==> flow/design.v <==
module pc(
  input wire rst,
  input wire clk,
  input wire[31:0] din,
  input wire data_hazard,
  input wire control_hazard,
  output reg[31:0] pc
);
always @(posedge clk or posedge rst) begin
  if(rst) begin
      pc<=0;
  end
  else if(control_hazard) pc<=din;
  else if(data_hazard) pc<=pc;
  else pc <= din;
end
endmodule
module npc(
  input wire[1:0] op,
  input wire br,
  input wire[31:0] offset,
  input wire[31:0] rs_imm,
  input wire[31:0] pc,
  output wire[31:0] pc4,
  output reg[31:0] npc
);
assign pc4 = pc+4;
always @(*) begin
  if(op == 2'b01) npc = rs_imm;
  else if(op == 2'b10 && br == 1) npc = pc+offset-8;
  else if(op == 2'b10 && br == 0) npc = pc+4;
  else if(op == 2'b11) npc = pc+offset-8;
  else npc = pc+4;
end
endmodule
module IF_ID(
  input wire clk,
  input wire rst,
  input wire[31:0] IF_inst,
  input wire[31:0] IF_pc4,
  input wire data_hazard,
  input wire control_hazard,   
  output reg[31:0] ID_inst,
  output reg[31:0] ID_pc4
);
always @(posedge clk or posedge rst) begin
  if(rst) ID_inst<=0;
  else if(control_hazard) ID_inst<=0;
  else if(data_hazard) ID_inst<=ID_inst;
  else ID_inst<=IF_inst;
end
always @(posedge clk or posedge rst) begin
  if(rst) ID_pc4<=0;
  else if(control_hazard) ID_pc4<=0;
  else if(data_hazard) ID_pc4<=ID_pc4;
  else ID_pc4<=IF_pc4;
end
endmodule
module control #(
    localparam OP_R    = 7'b0110011,
    localparam OP_I    = 7'b0010011,
    localparam OP_LOAD = 7'b0000011,
    localparam OP_S    = 7'b0100011,
    localparam OP_B    = 7'b1100011,
    localparam OP_LUI  = 7'b0110111,
    localparam OP_JAL  = 7'b1101111,
    localparam OP_JALR = 7'b1100111
)
(
  input wire[31:0] inst,
  output reg[1:0] npc_op,
  output reg rf_we,
  output reg[1:0] rf_wsel,
  output reg[2:0] sext_op,
  output reg alub_sel,
  output reg dram_we,
  output reg[3:0] alu_op,
  output reg[1:0] rf_re
);
wire[6:0] opcode = inst[6:0];
wire[2:0] funct3 = inst[14:12];
wire[6:0] funct7 = inst[31:25];
always @(*) begin
  case(opcode)
    OP_R, OP_I, OP_LOAD, OP_LUI, OP_S: npc_op = 2'b00;
    OP_JALR:                           npc_op = 2'b01;
    OP_B:                              npc_op = 2'b10;
    OP_JAL:                            npc_op = 2'b11;
    default:                           npc_op = 2'b00;
  endcase
end
always @(*) begin
  if(opcode == OP_B || opcode == OP_S) rf_we = 0;
  else rf_we  = 1;
end
always @(*) begin
  case(opcode)
    OP_R, OP_I: rf_wsel = 2'b00;
    OP_LOAD: rf_wsel = 2'b01;
    OP_JALR, OP_JAL: rf_wsel = 2'b10;
    OP_LUI: rf_wsel = 2'b11;
    default: rf_wsel = 2'b00;
  endcase
end
always @(*) begin
  case(opcode)
    OP_I:
      case(funct3)
        3'b001, 3'b101: sext_op = 3'b010; 
        default: sext_op = 3'b001;
      endcase
    OP_LOAD, OP_JALR: sext_op = 3'b001;
    OP_LUI: sext_op = 3'b101;
    OP_JAL: sext_op = 3'b110;
    OP_B: sext_op = 3'b100;
    OP_S: sext_op = 3'b011;
    OP_R: sext_op = 3'b000;
    default: sext_op = 3'b000;
  endcase
end
always @ (*) begin
    case (opcode)
        OP_I, OP_LOAD, OP_S, OP_JALR:
            alub_sel = 1;  
        default:
            alub_sel = 0;  
    endcase
end
always @(*) begin
  if(opcode == OP_S) dram_we = 1;
  else dram_we = 0;
end
always @ (*) begin
    case (opcode)
        OP_R: begin
            case (funct3)
                3'b000 : alu_op = funct7[5] ? 4'b0001 : 4'b0000;
                3'b111 : alu_op = 4'b0010;
                3'b110 : alu_op = 4'b0011 ;
                3'b100 : alu_op = 4'b0100;
                3'b001 : alu_op = 4'b0101;
                3'b101 : alu_op = funct7[5] ? 4'b0111 : 4'b0110;
                default: alu_op = 4'b0010;
            endcase
        end
        OP_I: begin
            case (funct3)
                3'b000 : alu_op = 4'b0000;
                3'b111 : alu_op = 4'b0010;
                3'b110 : alu_op = 4'b0011 ;
                3'b100 : alu_op = 4'b0100;
                3'b001 : alu_op = 4'b0101;
                3'b101 : alu_op = funct7[5] ? 4'b0111 : 4'b0110;
                default: alu_op = 4'b0010;
            endcase
        end
        OP_LOAD, OP_S, OP_JALR:
            alu_op = 4'b0000;
        OP_B:begin
            case(funct3)
              3'b000 : alu_op = 4'b1000;
              3'b001 : alu_op = 4'b1001;
              3'b100 : alu_op = 4'b1010;
              3'b101 : alu_op = 4'b1011;
              default: alu_op = 4'b1000;
            endcase
        end
        default:
            alu_op = 4'b0010;
    endcase
end
always @(*) begin
  case(opcode)
    OP_I, OP_LOAD, OP_JALR:
      rf_re = 2'b01;
    OP_LUI, OP_JAL:
      rf_re = 2'b00;
    default: 
      rf_re = 2'b11;
  endcase
end
endmodule
module sext(
  input wire[31:0] din,
  input wire[2:0] op,
  output reg[31:0] ext
);
wire sign=din[31];
always @(*) begin
  if(op == 3'b000) ext=0;
  else if(op == 3'b001) ext={{20{sign}},{din[31:20]}};
  else if(op == 3'b010) ext={{27{1'b0}},{din[24:20]}};
  else if(op == 3'b011) ext={{20{sign}},{din[31:25]},{din[11:7]}};
  else if(op == 3'b100) ext={{19{sign}},{din[31]},{din[7]},{din[30:25]},{din[11:8]},{1'b0}};
  else if(op == 3'b101) ext={{din[31:12]},{12{1'b0}}};
  else if(op == 3'b110) ext={{11{sign}},{din[31]},{din[19:12]},{din[20]},{din[30:21]},{1'b0}};
  else ext = 0;
end
endmodule
module RF(
  input wire clk,
  input wire[4:0] rR1,
  input wire[4:0] rR2,
  input wire[4:0] wR,
  input wire we,
  input wire[1:0] rf_wsel,
  input wire[31:0] pc4,  
  input wire[31:0] ext,  
  input wire[31:0] alu_c,  
  input wire[31:0] rd,   
  output wire[31:0] rD1,
  output wire[31:0] rD2,
  output reg[31:0] wD   
);
reg[31:0] rf[31:0];
assign rD1 = (rR1 == 5'b0)? 32'b0 : rf[rR1];
assign rD2 = (rR2 == 5'b0)? 32'b0 : rf[rR2];
always @(*) begin
  case(rf_wsel)
    2'b00 : wD = alu_c;
    2'b01 : wD = rd;
    2'b10 : wD = pc4;
    2'b11 : wD = ext;
    default: wD = pc4;
  endcase
end
always @(posedge clk) begin
    if(we && (wR != 5'b0)) rf[wR] <= wD;
end
endmodule
module ID_EX(
  input wire clk,
  input wire rst,
  input wire[1:0] ID_npc_op,
  input wire ID_ram_we,
  input wire[3:0] ID_alu_op,
  input wire ID_alub_sel,
  input wire ID_rf_we,
  input wire[1:0] ID_rf_wsel,
  input wire[4:0] ID_wR,
  input wire[31:0] ID_pc4,
  input wire[31:0] ID_rD1,
  input wire[31:0] ID_rD2,
  input wire[31:0] ID_ext,
  output reg[1:0] EX_npc_op,
  output reg EX_ram_we,
  output reg[3:0] EX_alu_op,
  output reg EX_alub_sel,
  output reg EX_rf_we,
  output reg[1:0] EX_rf_wsel,
  output reg[4:0] EX_wR,
  output reg[31:0] EX_pc4,
  output reg[31:0] EX_rD1,
  output reg[31:0] EX_rD2,
  output reg[31:0] EX_ext,
  input wire control_hazard, 
  input wire data_hazard
);
always @(posedge clk or posedge rst) begin
  if(rst) EX_npc_op<=0;
  else if(control_hazard | data_hazard) EX_npc_op<=0;
  else EX_npc_op <= ID_npc_op;
end
always @(posedge clk or posedge rst) begin
  if(rst) EX_ram_we<=0;
  else if(control_hazard | data_hazard) EX_ram_we<=0;
  else EX_ram_we <= ID_ram_we;
end
always @(posedge clk or posedge rst) begin
  if(rst) EX_alu_op<=0;
  else if(control_hazard | data_hazard) EX_alu_op<=0;
  else EX_alu_op <= ID_alu_op;
end
always @(posedge clk or posedge rst) begin
  if(rst) EX_alub_sel<=0;
  else if(control_hazard | data_hazard) EX_alub_sel<=0;
  else EX_alub_sel <= ID_alub_sel;
end
always @(posedge clk or posedge rst) begin
  if(rst) EX_rf_we<=0;
  else if(control_hazard | data_hazard) EX_rf_we<=0;
  else EX_rf_we <= ID_rf_we;
end
always @(posedge clk or posedge rst) begin
  if(rst) EX_rf_wsel<=0;
  else if(control_hazard | data_hazard) EX_rf_wsel<=0;
  else EX_rf_wsel <= ID_rf_wsel;
end
always @(posedge clk or posedge rst) begin
  if(rst) EX_wR<=0;
  else if(control_hazard | data_hazard) EX_wR<=0;
  else EX_wR <= ID_wR;
end
always @(posedge clk or posedge rst) begin
  if(rst) EX_pc4<=0;
  else if(control_hazard | data_hazard) EX_pc4<=0;
  else EX_pc4 <= ID_pc4;
end
always @(posedge clk or posedge rst) begin
  if(rst) EX_rD1<=0;
  else if(control_hazard | data_hazard) EX_rD1<=0;
  else EX_rD1 <= ID_rD1;
end
always @(posedge clk or posedge rst) begin
  if(rst) EX_rD2<=0;
  else if(control_hazard | data_hazard) EX_rD2<=0;
  else EX_rD2 <= ID_rD2;
end
always @(posedge clk or posedge rst) begin
  if(rst) EX_ext<=0;
  else if(control_hazard | data_hazard) EX_ext<=0;
  else EX_ext <= ID_ext;
end
endmodule
module alu(
  input wire[31:0] rs1,
  input wire[31:0] rs2,
  input wire[31:0] imm,
  input wire alub_sel,
  input wire[3:0] alu_op,
  output wire[31:0] alu_c,
  output wire alu_f
);
  wire[31:0] dataA = rs1;
  wire[31:0] dataB = alub_sel ? imm : rs2;
  reg[31:0] result;
    always @(*) begin
        case(alu_op)
            4'b0000 : result = dataA + dataB;
            4'b0001 : result = dataA - dataB;
            4'b0010 : result = dataA & dataB;
            4'b0011  : result = dataA | dataB;
            4'b0100 : result = dataA ^ dataB;
            4'b0101 : result = dataA << dataB[4:0];
            4'b0110 : result = dataA >> dataB[4:0];
            4'b0111 : result = ($signed(dataA)) >>> dataB[4:0];
            default : result = 0;
        endcase
    end
    assign alu_c = result;
    wire[31:0] sub = dataA - dataB;
    wire lt = (dataA[31] ^ dataB[31]) ? dataA[31] : sub[31];
    reg f;
    always @(*) begin
      if(alu_op == 4'b1000 && sub == 0) f = 1;
      else if(alu_op == 4'b1001 && sub != 0) f = 1;
      else if(alu_op == 4'b1010 && lt) f = 1;
      else if(alu_op == 4'b1011 && lt == 0) f = 1;
      else f = 0; 
    end
    assign alu_f = f;
endmodule
module EX_MEM(
  input wire clk,
  input wire rst,
  input wire EX_ram_we,
  input wire EX_rf_we,
  input wire[1:0] EX_rf_wsel,
  input wire[4:0] EX_wR,
  input wire[31:0] EX_pc4,
  input wire[31:0] EX_alu_c,
  input wire[31:0] EX_rD2,
  input wire[31:0] EX_ext,
  output reg MEM_ram_we,
  output reg MEM_rf_we,
  output reg[1:0] MEM_rf_wsel,
  output reg[4:0] MEM_wR,
  output reg[31:0] MEM_pc4,
  output reg[31:0] MEM_alu_c,
  output reg[31:0] MEM_rD2,
  output reg[31:0] MEM_ext
);
always @(posedge clk or posedge rst) begin
  if(rst) MEM_ram_we <= 0;
  else MEM_ram_we <= EX_ram_we;
end
always @(posedge clk or posedge rst) begin
  if(rst) MEM_rf_we <= 0;
  else MEM_rf_we <= EX_rf_we;
end
always @(posedge clk or posedge rst) begin
  if(rst) MEM_rf_wsel <= 0;
  else MEM_rf_wsel <= EX_rf_wsel;
end
always @(posedge clk or posedge rst) begin
  if(rst) MEM_wR <= 0;
  else MEM_wR <= EX_wR;
end
always @(posedge clk or posedge rst) begin
  if(rst) MEM_pc4 <= 0;
  else MEM_pc4 <= EX_pc4;
end
always @(posedge clk or posedge rst) begin
  if(rst) MEM_alu_c <= 0;
  else MEM_alu_c <= EX_alu_c;
end
always @(posedge clk or posedge rst) begin
  if(rst) MEM_rD2 <= 0;
  else MEM_rD2 <= EX_rD2;
end
always @(posedge clk or posedge rst) begin
  if(rst) MEM_ext <= 0;
  else MEM_ext <= EX_ext;
end
endmodule
module MEM_WB(
  input wire clk,
  input wire rst,
  input wire MEM_rf_we,
  input wire[1:0] MEM_rf_wsel,
  input wire[4:0] MEM_wR,
  input wire[31:0] MEM_pc4,
  input wire[31:0] MEM_alu_c,
  input wire[31:0] MEM_rd,
  input wire[31:0] MEM_ext,
  output reg WB_rf_we,
  output reg[1:0] WB_rf_wsel,
  output reg[4:0] WB_wR,
  output reg[31:0] WB_pc4,
  output reg[31:0] WB_alu_c,
  output reg[31:0] WB_rd,
  output reg[31:0] WB_ext
);
always @(posedge clk or posedge rst) begin
  if(rst) WB_rf_we <= 0;
  else WB_rf_we <= MEM_rf_we;
end
always @(posedge clk or posedge rst) begin
  if(rst) WB_rf_wsel <= 0;
  else WB_rf_wsel <= MEM_rf_wsel;
end
always @(posedge clk or posedge rst) begin
  if(rst) WB_wR <= 0;
  else WB_wR <= MEM_wR;
end
always @(posedge clk or posedge rst) begin
  if(rst) WB_pc4 <= 0;
  else WB_pc4 <= MEM_pc4;
end
always @(posedge clk or posedge rst) begin
  if(rst) WB_alu_c <= 0;
  else WB_alu_c <= MEM_alu_c;
end
always @(posedge clk or posedge rst) begin
  if(rst) WB_rd <= 0;
  else WB_rd <= MEM_rd;
end
always @(posedge clk or posedge rst) begin
  if(rst) WB_ext <= 0;
  else WB_ext <= MEM_ext;
end
endmodule
module data_hazard_detection(
  input wire[4:0] ID_rR1,
  input wire[4:0] ID_rR2,
  input wire[1:0] ID_rf_re,  
  input wire[31:0] ID_rD1,
  input wire[31:0] ID_rD2,
  input wire[4:0] EX_wR,
  input wire EX_rf_we,
  input wire[1:0] EX_rf_wsel,
  input wire[31:0] EX_pc4,
  input wire[31:0] EX_ext,
  input wire[31:0] EX_alu_c,
  input wire[4:0] MEM_wR,
  input wire MEM_rf_we,
  input wire[1:0] MEM_rf_wsel,
  input wire[31:0] MEM_pc4,
  input wire[31:0] MEM_ext,
  input wire[31:0] MEM_alu_c,
  input wire[31:0] MEM_rd,
  input wire[4:0] WB_wR,
  input wire WB_rf_we,
  input wire[1:0] WB_rf_wsel,
  input wire[31:0] WB_pc4,
  input wire[31:0] WB_ext,
  input wire[31:0] WB_alu_c,
  input wire[31:0] WB_rd,
  output reg[31:0] new_rD1,
  output reg[31:0] new_rD2,
  output wire data_hazard    
);
wire rR1_a = (ID_rR1 == EX_wR) & EX_rf_we &  ID_rf_re[0] & (ID_rR1 != 5'b0);
wire rR2_a = (ID_rR2 == EX_wR) & EX_rf_we &  ID_rf_re[1] & (ID_rR2 != 5'b0);
wire rR1_b = (ID_rR1 == MEM_wR) & MEM_rf_we &  ID_rf_re[0] & (ID_rR1 != 5'b0);
wire rR2_b = (ID_rR2 == MEM_wR) & MEM_rf_we &  ID_rf_re[1] & (ID_rR2 != 5'b0);
wire rR1_c = (ID_rR1 == WB_wR) & WB_rf_we &  ID_rf_re[0] & (ID_rR1 != 5'b0);
wire rR2_c = (ID_rR2 == WB_wR) & WB_rf_we &  ID_rf_re[1] & (ID_rR2 != 5'b0);
assign data_hazard = (rR1_a && EX_rf_wsel == 2'b01) || (rR2_a && EX_rf_wsel == 2'b01);
always @(*) begin
  if(rR1_a) begin
    case(EX_rf_wsel)
      2'b10: new_rD1=EX_pc4;
      2'b11: new_rD1=EX_ext;
      2'b00: new_rD1=EX_alu_c;
      default: new_rD1=EX_alu_c;
    endcase
  end
  else if(rR1_b) begin
    case(MEM_rf_wsel)
    2'b10: new_rD1=MEM_pc4;
    2'b11: new_rD1=MEM_ext;
    2'b00: new_rD1=MEM_alu_c;
    2'b01: new_rD1=MEM_rd;
    default: new_rD1=MEM_alu_c;
    endcase
  end
  else if(rR1_c) begin
    case(WB_rf_wsel)
    2'b10: new_rD1=WB_pc4;
    2'b11: new_rD1=WB_ext;
    2'b00: new_rD1=WB_alu_c;
    2'b01: new_rD1=WB_rd;
    default: new_rD1=WB_alu_c;
    endcase
  end
  else new_rD1=ID_rD1;
end
always @(*) begin
  if(rR2_a) begin
    case(EX_rf_wsel)
      2'b10: new_rD2=EX_pc4;
      2'b11: new_rD2=EX_ext;
      2'b00: new_rD2=EX_alu_c;
      default: new_rD2=EX_alu_c;
    endcase
  end
  else if(rR2_b) begin
    case(MEM_rf_wsel)
    2'b10: new_rD2=MEM_pc4;
    2'b11: new_rD2=MEM_ext;
    2'b00: new_rD2=MEM_alu_c;
    2'b01: new_rD2=MEM_rd;
    default: new_rD2=MEM_alu_c;
    endcase
  end
  else if(rR2_c) begin
    case(WB_rf_wsel)
    2'b10: new_rD2=WB_pc4;
    2'b11: new_rD2=WB_ext;
    2'b00: new_rD2=WB_alu_c;
    2'b01: new_rD2=WB_rd;
    default: new_rD2=WB_alu_c;
    endcase
  end
  else new_rD2=ID_rD2;
end
endmodule
module control_hazard_detection(
  input wire[1:0] EX_npc_op,
  input wire alu_f,
  output reg control_hazard
);
always @(*) begin
  if(EX_npc_op == 2'b01 || EX_npc_op == 2'b11) control_hazard = 1'b1;
  else if(EX_npc_op == 2'b10 && alu_f == 1) control_hazard = 1'b1;
  else control_hazard = 1'b0;
end
endmodule
`timescale 1ns / 1ps
module myCPU (
    input  wire         cpu_rst,
    input  wire         cpu_clk,
    output wire [13:0]  inst_addr,
    input  wire [31:0]  inst,
    output wire [31:0]  Bus_addr,
    input  wire [31:0]  Bus_rdata,
    output wire         Bus_wen,
    output wire [31:0]  Bus_wdata
);
wire[31:0] pc;
wire[31:0] npc;
wire[31:0] pc4;
wire[31:0] ID_inst;
wire[31:0] ID_pc4;
wire[1:0] npc_op;
wire rf_we;
wire[1:0] rf_wsel;
wire[2:0] sext_op;
wire alub_sel;
wire dram_we;
wire[3:0] alu_op;
wire[1:0] rf_re;
wire[31:0] ext;
wire[31:0] rD1;
wire[31:0] rD2;
wire[31:0] wD;
wire[1:0] EX_npc_op;
wire EX_ram_we;
wire[3:0] EX_alu_op;
wire EX_alub_sel;
wire EX_rf_we;
wire[1:0] EX_rf_wsel;
wire[4:0] EX_wR;
wire[31:0] EX_pc4;
wire[31:0] EX_rD1;
wire[31:0] EX_rD2;
wire[31:0] EX_ext;
wire[31:0] alu_c;
wire alu_f;
wire MEM_ram_we;
wire MEM_rf_we;
wire[1:0] MEM_rf_wsel;
wire[4:0] MEM_wR;
wire[31:0] MEM_pc4;
wire[31:0] MEM_alu_c;
wire[31:0] MEM_rD2;
wire[31:0] MEM_ext;
wire[31:0] rd;
wire WB_rf_we;
wire[1:0] WB_rf_wsel;
wire[4:0] WB_wR;
wire[31:0] WB_pc4;
wire[31:0] WB_alu_c;
wire[31:0] WB_rd;
wire[31:0] WB_ext;
wire[31:0] new_rD1;
wire[31:0] new_rD2;
wire data_hazard;
wire control_hazard;
pc PC(
  .rst(cpu_rst),
  .clk(cpu_clk),
  .din(npc),
  .data_hazard(data_hazard),
  .control_hazard(control_hazard),
  .pc(pc)
);
npc NPC(
  .op(EX_npc_op),
  .br(alu_f),
  .offset(EX_ext),
  .rs_imm(alu_c),
  .pc(pc),
  .pc4(pc4),
  .npc(npc)
);
assign inst_addr = pc[15:2];
IF_ID U_IF_ID(
  .clk(cpu_clk),
  .rst(cpu_rst),
  .IF_inst(inst),
  .IF_pc4(pc4),
  .data_hazard(data_hazard),
  .control_hazard(control_hazard),   
  .ID_inst(ID_inst),
  .ID_pc4(ID_pc4)
);
control CU(
  .inst(ID_inst),
  .npc_op(npc_op),
  .rf_we(rf_we),
  .rf_wsel(rf_wsel),
  .sext_op(sext_op),
  .alub_sel(alub_sel),
  .dram_we(dram_we),
  .alu_op(alu_op),
  .rf_re(rf_re)
);
sext SEXT(
  .din(ID_inst),
  .op(sext_op),
  .ext(ext)
);
RF U_RF(
  .clk(cpu_clk),
  .rR1(ID_inst[19:15]),
  .rR2(ID_inst[24:20]),
  .wR(WB_wR),
  .we(WB_rf_we),
  .rf_wsel(WB_rf_wsel),
  .pc4(WB_pc4),  
  .ext(WB_ext),  
  .alu_c(WB_alu_c),  
  .rd(WB_rd),   
  .rD1(rD1),
  .rD2(rD2),
  .wD(wD)  
);
ID_EX U_ID_EX(
  .clk(cpu_clk),
  .rst(cpu_rst),
  .ID_npc_op(npc_op),
  .ID_ram_we(dram_we),
  .ID_alu_op(alu_op),
  .ID_alub_sel(alub_sel),
  .ID_rf_we(rf_we),
  .ID_rf_wsel(rf_wsel),
  .ID_wR(ID_inst[11:7]),
  .ID_pc4(ID_pc4),
  .ID_rD1(new_rD1),
  .ID_rD2(new_rD2),
  .ID_ext(ext),
  .EX_npc_op(EX_npc_op),
  .EX_ram_we(EX_ram_we),
  .EX_alu_op(EX_alu_op),
  .EX_alub_sel(EX_alub_sel),
  .EX_rf_we(EX_rf_we),
  .EX_rf_wsel(EX_rf_wsel),
  .EX_wR(EX_wR),
  .EX_pc4(EX_pc4),
  .EX_rD1(EX_rD1),
  .EX_rD2(EX_rD2),
  .EX_ext(EX_ext),
  .control_hazard(control_hazard), 
  .data_hazard(data_hazard)
);
alu ALU(
  .rs1(EX_rD1),
  .rs2(EX_rD2),
  .imm(EX_ext),
  .alub_sel(EX_alub_sel),
  .alu_op(EX_alu_op),
  .alu_c(alu_c),
  .alu_f(alu_f)
);
EX_MEM U_EX_MEM(
  .clk(cpu_clk),
  .rst(cpu_rst),
  .EX_ram_we(EX_ram_we),
  .EX_rf_we(EX_rf_we),
  .EX_rf_wsel(EX_rf_wsel),
  .EX_wR(EX_wR),
  .EX_pc4(EX_pc4),
  .EX_alu_c(alu_c),
  .EX_rD2(EX_rD2),
  .EX_ext(EX_ext),
  .MEM_ram_we(MEM_ram_we),
  .MEM_rf_we(MEM_rf_we),
  .MEM_rf_wsel(MEM_rf_wsel),
  .MEM_wR(MEM_wR),
  .MEM_pc4(MEM_pc4),
  .MEM_alu_c(MEM_alu_c),
  .MEM_rD2(MEM_rD2),
  .MEM_ext(MEM_ext)
);
assign Bus_addr = MEM_alu_c;   
assign rd = Bus_rdata;     
assign Bus_wen = MEM_ram_we;  
assign Bus_wdata = MEM_rD2;    
MEM_WB U_MEM_WB(
  .clk(cpu_clk),
  .rst(cpu_rst),
  .MEM_rf_we(MEM_rf_we),
  .MEM_rf_wsel(MEM_rf_wsel),
  .MEM_wR(MEM_wR),
  .MEM_pc4(MEM_pc4),
  .MEM_alu_c(MEM_alu_c),
  .MEM_rd(rd),
  .MEM_ext(MEM_ext),
  .WB_rf_we(WB_rf_we),
  .WB_rf_wsel(WB_rf_wsel),
  .WB_wR(WB_wR),
  .WB_pc4(WB_pc4),
  .WB_alu_c(WB_alu_c),
  .WB_rd(WB_rd),
  .WB_ext(WB_ext)
);
data_hazard_detection U_datahazard_detection(
  .ID_rR1(ID_inst[19:15]),
  .ID_rR2(ID_inst[24:20]),
  .ID_rf_re(rf_re),  
  .ID_rD1(rD1),
  .ID_rD2(rD2),
  .EX_wR(EX_wR),
  .EX_rf_we(EX_rf_we),
  .EX_rf_wsel(EX_rf_wsel),
  .EX_pc4(EX_pc4),
  .EX_ext(EX_ext),
  .EX_alu_c(alu_c),
  .MEM_wR(MEM_wR),
  .MEM_rf_we(MEM_rf_we),
  .MEM_rf_wsel(MEM_rf_wsel),
  .MEM_pc4(MEM_pc4),
  .MEM_ext(MEM_ext),
  .MEM_alu_c(MEM_alu_c),
  .MEM_rd(rd),
  .WB_wR(WB_wR),
  .WB_rf_we(WB_rf_we),
  .WB_rf_wsel(WB_rf_wsel),
  .WB_pc4(WB_pc4),
  .WB_ext(WB_ext),
  .WB_alu_c(WB_alu_c),
  .WB_rd(WB_rd),
  .new_rD1(new_rD1),
  .new_rD2(new_rD2),
  .data_hazard(data_hazard)
);
control_hazard_detection U_control_hazard_detection(
  .EX_npc_op(EX_npc_op),
  .alu_f(alu_f),
  .control_hazard(control_hazard)
);
endmodule
Reports on myCPU
The steps from the RTL of myCPU to its reports follow in flow order.
Lines are those of the file above, counted from 1.
Library cell names are shortened.
{ "inputs": {"top": "myCPU", "clock_port": "cpu_clk", "cell_library": "sky130hd", "lib_corner": "tt_025C_1v80"} }

Word-level counts
Counts by Yosys on the flattened word-level netlist (proc, flatten, opt, wreduce; memories kept). Register bits leave out memories and registers merged into their read ports (data or address). Print and check cells are left out.
Memory sizes are those after Yosys's memory passes, which may raise the word count (mostly to a power of two), join words into wider ones and drop unused or constant bits.
{ "word_totals": {"clocked_rd_ports_x_width": 0, "register_bits": 513, "memories": 1, "mem_bits_ro": 0, "out_inout_bits": 79, "mem_bits_rw": 1024, "latch_bits": 0} }
{ "memory_table": {"columns": ["memory", "words", "word_bits", "read_ports", "wr", "line_no", "text"], "rows": [
  ["U_RF.rf", 32, 32, 2, 1, 215, "reg[31:0] rf[31:0];"]
]} }
{ "op_classes": {"n_mul": 0, "bitwise": 25, "eq_ne": 48, "div": 0, "n_cmp": 0, "shifts": 3, "reduce_and_logical": 31, "muxes": 65, "n_addsub": 5} }
{ "ops": {"columns": ["op", "count"], "rows": [
  ["2-to-1 mux 32 bit", 31],
  ["case mux 32 bit (select 8 bit)", 1],
  ["case mux 32 bit (select 4 bit)", 2],
  ["adder 32 bit", 2],
  ["case mux 32 bit (select 2 bit)", 1],
  ["case mux 4 bit (select 5 bit)", 2],
  ["adder 32 x 3 -> 32 bit (second input constant)", 1],
  ["subtractor 32 bit", 1],
  ["bitwise AND 32 bit", 1],
  ["bitwise OR 32 bit", 1],
  ["XOR 32 bit", 1],
  ["subtractor 32 x 4 -> 32 bit (second input constant)", 1],
  ["<< shifter 32 x 5 -> 32 bit", 1],
  [">> shifter 32 x 5 -> 32 bit", 1],
  [">>> shifter 32 x 5 -> 32 bit", 1],
  ["zero test 32 bit", 1],
  ["nonzero test 32 bit", 1],
  ["== test 5 bit", 6],
  ["== test 7 x 6 -> 1 bit (second input constant)", 3],
  ["== test 7 bit (second input constant)", 3],
  ["bitwise AND 1 bit", 18],
  ["== test 3 bit (second input constant)", 6],
  ["case mux 3 bit (select 6 bit)", 1],
  ["case mux 2 bit (select 3 bit)", 3],
  ["== test 2 bit (second input constant)", 8],
  ["== test 4 x 3 -> 1 bit (second input constant)", 4],
  ["== test 4 bit (second input constant)", 4],
  ["case mux 4 bit (select 4 bit)", 1]
]} }
Not listed: further kinds 26, cells in them 70.

Depth
Depth = most cells in a row (Yosys ltp): at word level without a register or memory, in the mapped netlist without a sequential cell, where the memories' decode and read muxes count.
{ "depth": {"depth_word": 16, "abc_area": 0, "ltp_mapped": 32, "ltp_nobuf": 27} }

Netlist
Source: synth_stat.txt of the flow (Yosys; design flattened, memories mapped). It holds for the ABC_AREA given above (unset counts as 0); a run with the other value may have another netlist.
The area totals of this step are shown rounded.
{ "synth_totals": {"stdcells": 5579, "sequential_area_mm2": 0.04381, "mapped_area_mm2": 0.07984, "ffs": 1546} }
{ "by_type": {"columns": ["type", "count"], "rows": [
  ["edfxtp_1", 1024],
  ["mux4_2", 720],
  ["dfrtp_1", 521],
  ["mux2i_1", 206],
  ["ha_1", 159],
  ["a21oi_1", 299],
  ["nor2_1", 394],
  ["nand2_1", 341],
  ["clkbuf_1", 313],
  ["o21ai_0", 192],
  ["inv_1", 236],
  ["a211oi_1", 94],
  ["mux2_2", 61],
  ["xnor2_1", 76],
  ["a21o_1", 55],
  ["nand3_1", 70],
  ["a22oi_1", 45],
  ["and2_1", 53]
]} }
Not listed: further types 69, cells in them 720.
The figures by module come from a second, unflattened synthesis with its own total; it is not the netlist above.
{ "unflattened": {"hier_cells": 5962, "area_unflattened_mm2": 0.08357} }
Each row is one instance without its submodules.
{ "modules": {"columns": ["mod", "n_cells", "n_inst", "mod_seq_area_mm2", "area_mm2"], "rows": [
  ["RF", 2441, 1, 0.03075, 0.04848],
  ["alu", 1445, 1, 0, 0.009381],
  ["ID_EX", 321, 1, 0.003603, 0.005243],
  ["data_hazard_detection", 499, 1, 0, 0.004933],
  ["npc", 558, 1, 0, 0.003631],
  ["EX_MEM", 138, 1, 0.003428, 0.003432],
  ["MEM_WB", 137, 1, 0.003403, 0.003407],
  ["IF_ID", 207, 1, 0.001602, 0.002621],
  ["pc", 70, 1, 0.0008008, 0.001363],
  ["sext", 82, 1, 0, 0.0006756],
  ["control", 63, 1, 0, 0.0003891],
  ["control_hazard_detection", 1, 1, 0, 0.0000075],
  ["myCPU", 0, 1, 0, 0]
]} }

Timing after synthesis
Source: OpenSTA report_checks on the synthesized netlist (no wires, ideal clock, input and output delay 20% of the period each), path of least setup slack; recovery checks are left aside. Register names are those of the netlist, which keeps one name where synthesis merged equal registers.
{ "synth_path": {"path_kind": "register to register", "from": "register U_ID_EX.EX_alub_sel", "to": "register U_ID_EX.EX_ext[19]", "clock_period_ns": 8.5, "setup_ns": 0.073, "path_buffers": 5, "arrival_time_ns": 7.696, "path_slack_ns": 0.731, "path_stages": 32, "launch_ns": 0.000, "path_delay_ns": 7.769, "synth_period_reached_ns": 7.769} }
"path_delay_ns" = arrival - input delay + setup time.
"path_stages": output pins that drive a net of the path, with the launching flip-flop's if there is one; two outputs of one cell count as two.
"synth_period_reached_ns" is the clock period less the worst setup slack; recovery checks do not enter. This is arithmetic on one report: input and output delays are still those of the set period (20% each).
Between the ends stands the longest chain of elaborated cells between them, by number of cells; it is not shown to be the way that was timed. Of several equally long chains one is given.
Each line given opens the expression or statement behind the cell; cells for indexed reads and writes are added by Yosys, which also makes memories of some case tables.
A register here has more assigning lines than the two given.
{ "synth_via": {"cell_sequence": "dfrtp_1 > clkbuf_1 > mux2i_1 > clkbuf_1 > clkbuf_1 > buf_1 > ha_1 > or2_0 > a221oi_2 > o211a_1 > nor4_2 > o21ai_1 > a22oi_1 > nor2_1 > nor2_1 > nor2_1 > nor2_1 > fa_1 > inv_1 > nor4_1 > o31ai_1 > nor3_1 > nand4_1 > nor4b_1 > nand4b_1 > or4_1 > or3_1 > a311o_1 > a2111o_1 > o21bai_4 > buf_6 > a21oi_2", "elab_chain_len": 14} }
{ "synth_lines": {"columns": ["item", "line_no", "text"], "rows": [
  ["from (decl)", 248, "output reg EX_alub_sel,"],
  ["from (assign)", 275, "if(rst) EX_alub_sel<=0;"],
  ["from (assign)", 277, "else EX_alub_sel <= ID_alub_sel;"],
  ["2-to-1 mux 32 bit", 325, "wire[31:0] dataB = alub_sel ? imm : rs2;"],
  ["subtractor 32 bit", 341, "wire[31:0] sub = dataA - dataB;"],
  ["2-to-1 mux 1 bit", 342, "wire lt = (dataA[31] ^ dataB[31]) ? dataA[31] : sub[31];"],
  ["NOT 1 bit", 348, "else if(alu_op == 4'b1011 && lt == 0) f = 1;"],
  ["logical AND 1 bit", 348, null],
  ["2-to-1 mux 1 bit", 348, null],
  ["2-to-1 mux 1 bit", 347, "else if(alu_op == 4'b1010 && lt) f = 1;"],
  ["2-to-1 mux 1 bit", 346, "else if(alu_op == 4'b1001 && sub != 0) f = 1;"],
  ["2-to-1 mux 1 bit", 345, "if(alu_op == 4'b1000 && sub == 0) f = 1;"],
  ["logical AND 1 bit", 556, "else if(EX_npc_op == 2'b10 && alu_f == 1) control_hazard = 1'b1;"],
  ["2-to-1 mux 1 bit", 556, null],
  ["2-to-1 mux 1 bit", 555, "if(EX_npc_op == 2'b01 || EX_npc_op == 2'b11) control_hazard = 1'b1;"],
  ["bitwise OR 1 bit", 311, "else if(control_hazard | data_hazard) EX_ext<=0;"],
  ["2-to-1 mux 32 bit", 311, null],
  ["to (assign)", 311, null],
  ["to (assign)", 312, "else EX_ext <= ID_ext;"],
  ["to (decl)", 255, "output reg[31:0] EX_ext,"]
]} }

Worst path after layout
From the final timing report of run B: the path of least setup slack in the routed layout; clock arrival at registers is part of the times.
{ "layout_path": {"path_kind": "register to register", "from": "register U_ID_EX.EX_alub_sel", "to": "register U_ID_EX.EX_ext[18]", "arrival_time_ns": 8.97, "setup_ns": 0.09, "launch_ns": 0.82, "path_stages": 28, "clock_period_ns": 8.31, "path_slack_ns": 0.07, "path_buffers": 1} }
Between the ends stands the longest chain of elaborated cells between them, by number of cells; it is not shown to be the way that was timed. Of several equally long chains one is given.
A register here has more assigning lines than the two given.
{ "layout_via": {"cell_sequence": "dfrtp_2 > buf_4 > mux2i_4 > ha_1 > or2_0 > a221oi_2 > o211a_1 > nor4_2 > o21ai_1 > a22oi_1 > nor2_1 > nor2_1 > nor2_1 > nor2_1 > fa_1 > inv_1 > nor4_1 > o31ai_1 > nor3_2 > nand4_1 > nor4b_1 > nand4b_1 > or4_1 > or3_1 > a311o_2 > a2111o_1 > o21bai_4 > a21oi_1", "elab_chain_len": 14} }
{ "layout_lines": {"columns": ["item", "line_no", "text"], "rows": [
  ["from (decl)", 248, "output reg EX_alub_sel,"],
  ["from (assign)", 275, "if(rst) EX_alub_sel<=0;"],
  ["from (assign)", 277, "else EX_alub_sel <= ID_alub_sel;"],
  ["2-to-1 mux 32 bit", 325, "wire[31:0] dataB = alub_sel ? imm : rs2;"],
  ["subtractor 32 bit", 341, "wire[31:0] sub = dataA - dataB;"],
  ["2-to-1 mux 1 bit", 342, "wire lt = (dataA[31] ^ dataB[31]) ? dataA[31] : sub[31];"],
  ["NOT 1 bit", 348, "else if(alu_op == 4'b1011 && lt == 0) f = 1;"],
  ["logical AND 1 bit", 348, null],
  ["2-to-1 mux 1 bit", 348, null],
  ["2-to-1 mux 1 bit", 347, "else if(alu_op == 4'b1010 && lt) f = 1;"],
  ["2-to-1 mux 1 bit", 346, "else if(alu_op == 4'b1001 && sub != 0) f = 1;"],
  ["2-to-1 mux 1 bit", 345, "if(alu_op == 4'b1000 && sub == 0) f = 1;"],
  ["logical AND 1 bit", 556, "else if(EX_npc_op == 2'b10 && alu_f == 1) control_hazard = 1'b1;"],
  ["2-to-1 mux 1 bit", 556, null],
  ["2-to-1 mux 1 bit", 555, "if(EX_npc_op == 2'b01 || EX_npc_op == 2'b11) control_hazard = 1'b1;"],
  ["bitwise OR 1 bit", 311, "else if(control_hazard | data_hazard) EX_ext<=0;"],
  ["2-to-1 mux 32 bit", 311, null],
  ["to (assign)", 311, null],
  ["to (assign)", 312, "else EX_ext <= ID_ext;"],
  ["to (decl)", 255, "output reg[31:0] EX_ext,"]
]} }

# Flow runs of myCPU

Below are 3 stored runs of the flow (Yosys, OpenROAD; platform sky130hd) on myCPU, each with its settings and what was measured, unordered. Constraints: input delay and output delay 20% of the set period each, output load 0.01 pF.
"worstPathTime_ns" is the time allowed to the run's worst setup path (the clock period less input and output delay, where it has them) less its slack. Clock arrival times count: a late capture clock shortens it, a late launch clock lengthens it.
By "final_power_mw" is meant OpenSTA's value without simulated activity: inputs other than the clock are taken to toggle once in ten clock periods, and the tool carries that through the logic.
The measured numbers are rounded.
[
  {
    "run": "run A",
    "settings": { "ABC_AREA": 0, "CAP_MARGIN": 25, "CORE_ASPECT_RATIO": 0.71, "CORE_MARGIN": 5, "CTS_CLUSTER_DIAMETER": 373, "CTS_CLUSTER_SIZE": 97, "GPL_ROUTABILITY_DRIVEN": 0, "MIN_ROUTING_LAYER": "met2", "SETUP_SLACK_MARGIN": -0.51, "SLEW_MARGIN": 30, "TNS_END_PERCENT": 65, "period_ns": 5.77, "CORE_UTILIZATION": 40 },
    "outcome": "stopped before the end: routing reported GRT-0116"
  },
  {
    "run": "run B",
    "settings": { "CORE_UTILIZATION": 67, "period_ns": 8.31, "CAP_MARGIN": 20, "CORE_MARGIN": 2, "SLEW_MARGIN": 20 },
    "results": { "post_synth_area_mm2": 0.07984, "setupTns_ns": 0.000, "setup_worst_slack_ns": 0.067, "worstPathTime_ns": 8.24, "critical_path_kind": "register to register", "finalUtil_frac": 0.753, "design.die.area_mm2": 0.1219, "final_power_mw": 26.68 }
  },
  {
    "run": "run C",
    "settings": { "ABC_AREA": 1, "CAP_MARGIN": 25, "CORE_ASPECT_RATIO": 0.71, "CTS_CLUSTER_DIAMETER": 283, "CTS_CLUSTER_SIZE": 97, "GPL_ROUTABILITY_DRIVEN": 0, "HOLD_SLACK_MARGIN": 0.01, "MIN_ROUTING_LAYER": "met2", "TNS_END_PERCENT": 65, "period_ns": 8.5, "CORE_MARGIN": 2, "CORE_UTILIZATION": 40, "SLEW_MARGIN": 20 },
    "outcome": "stopped before the end: routing reported GRT-0116"
  }
]
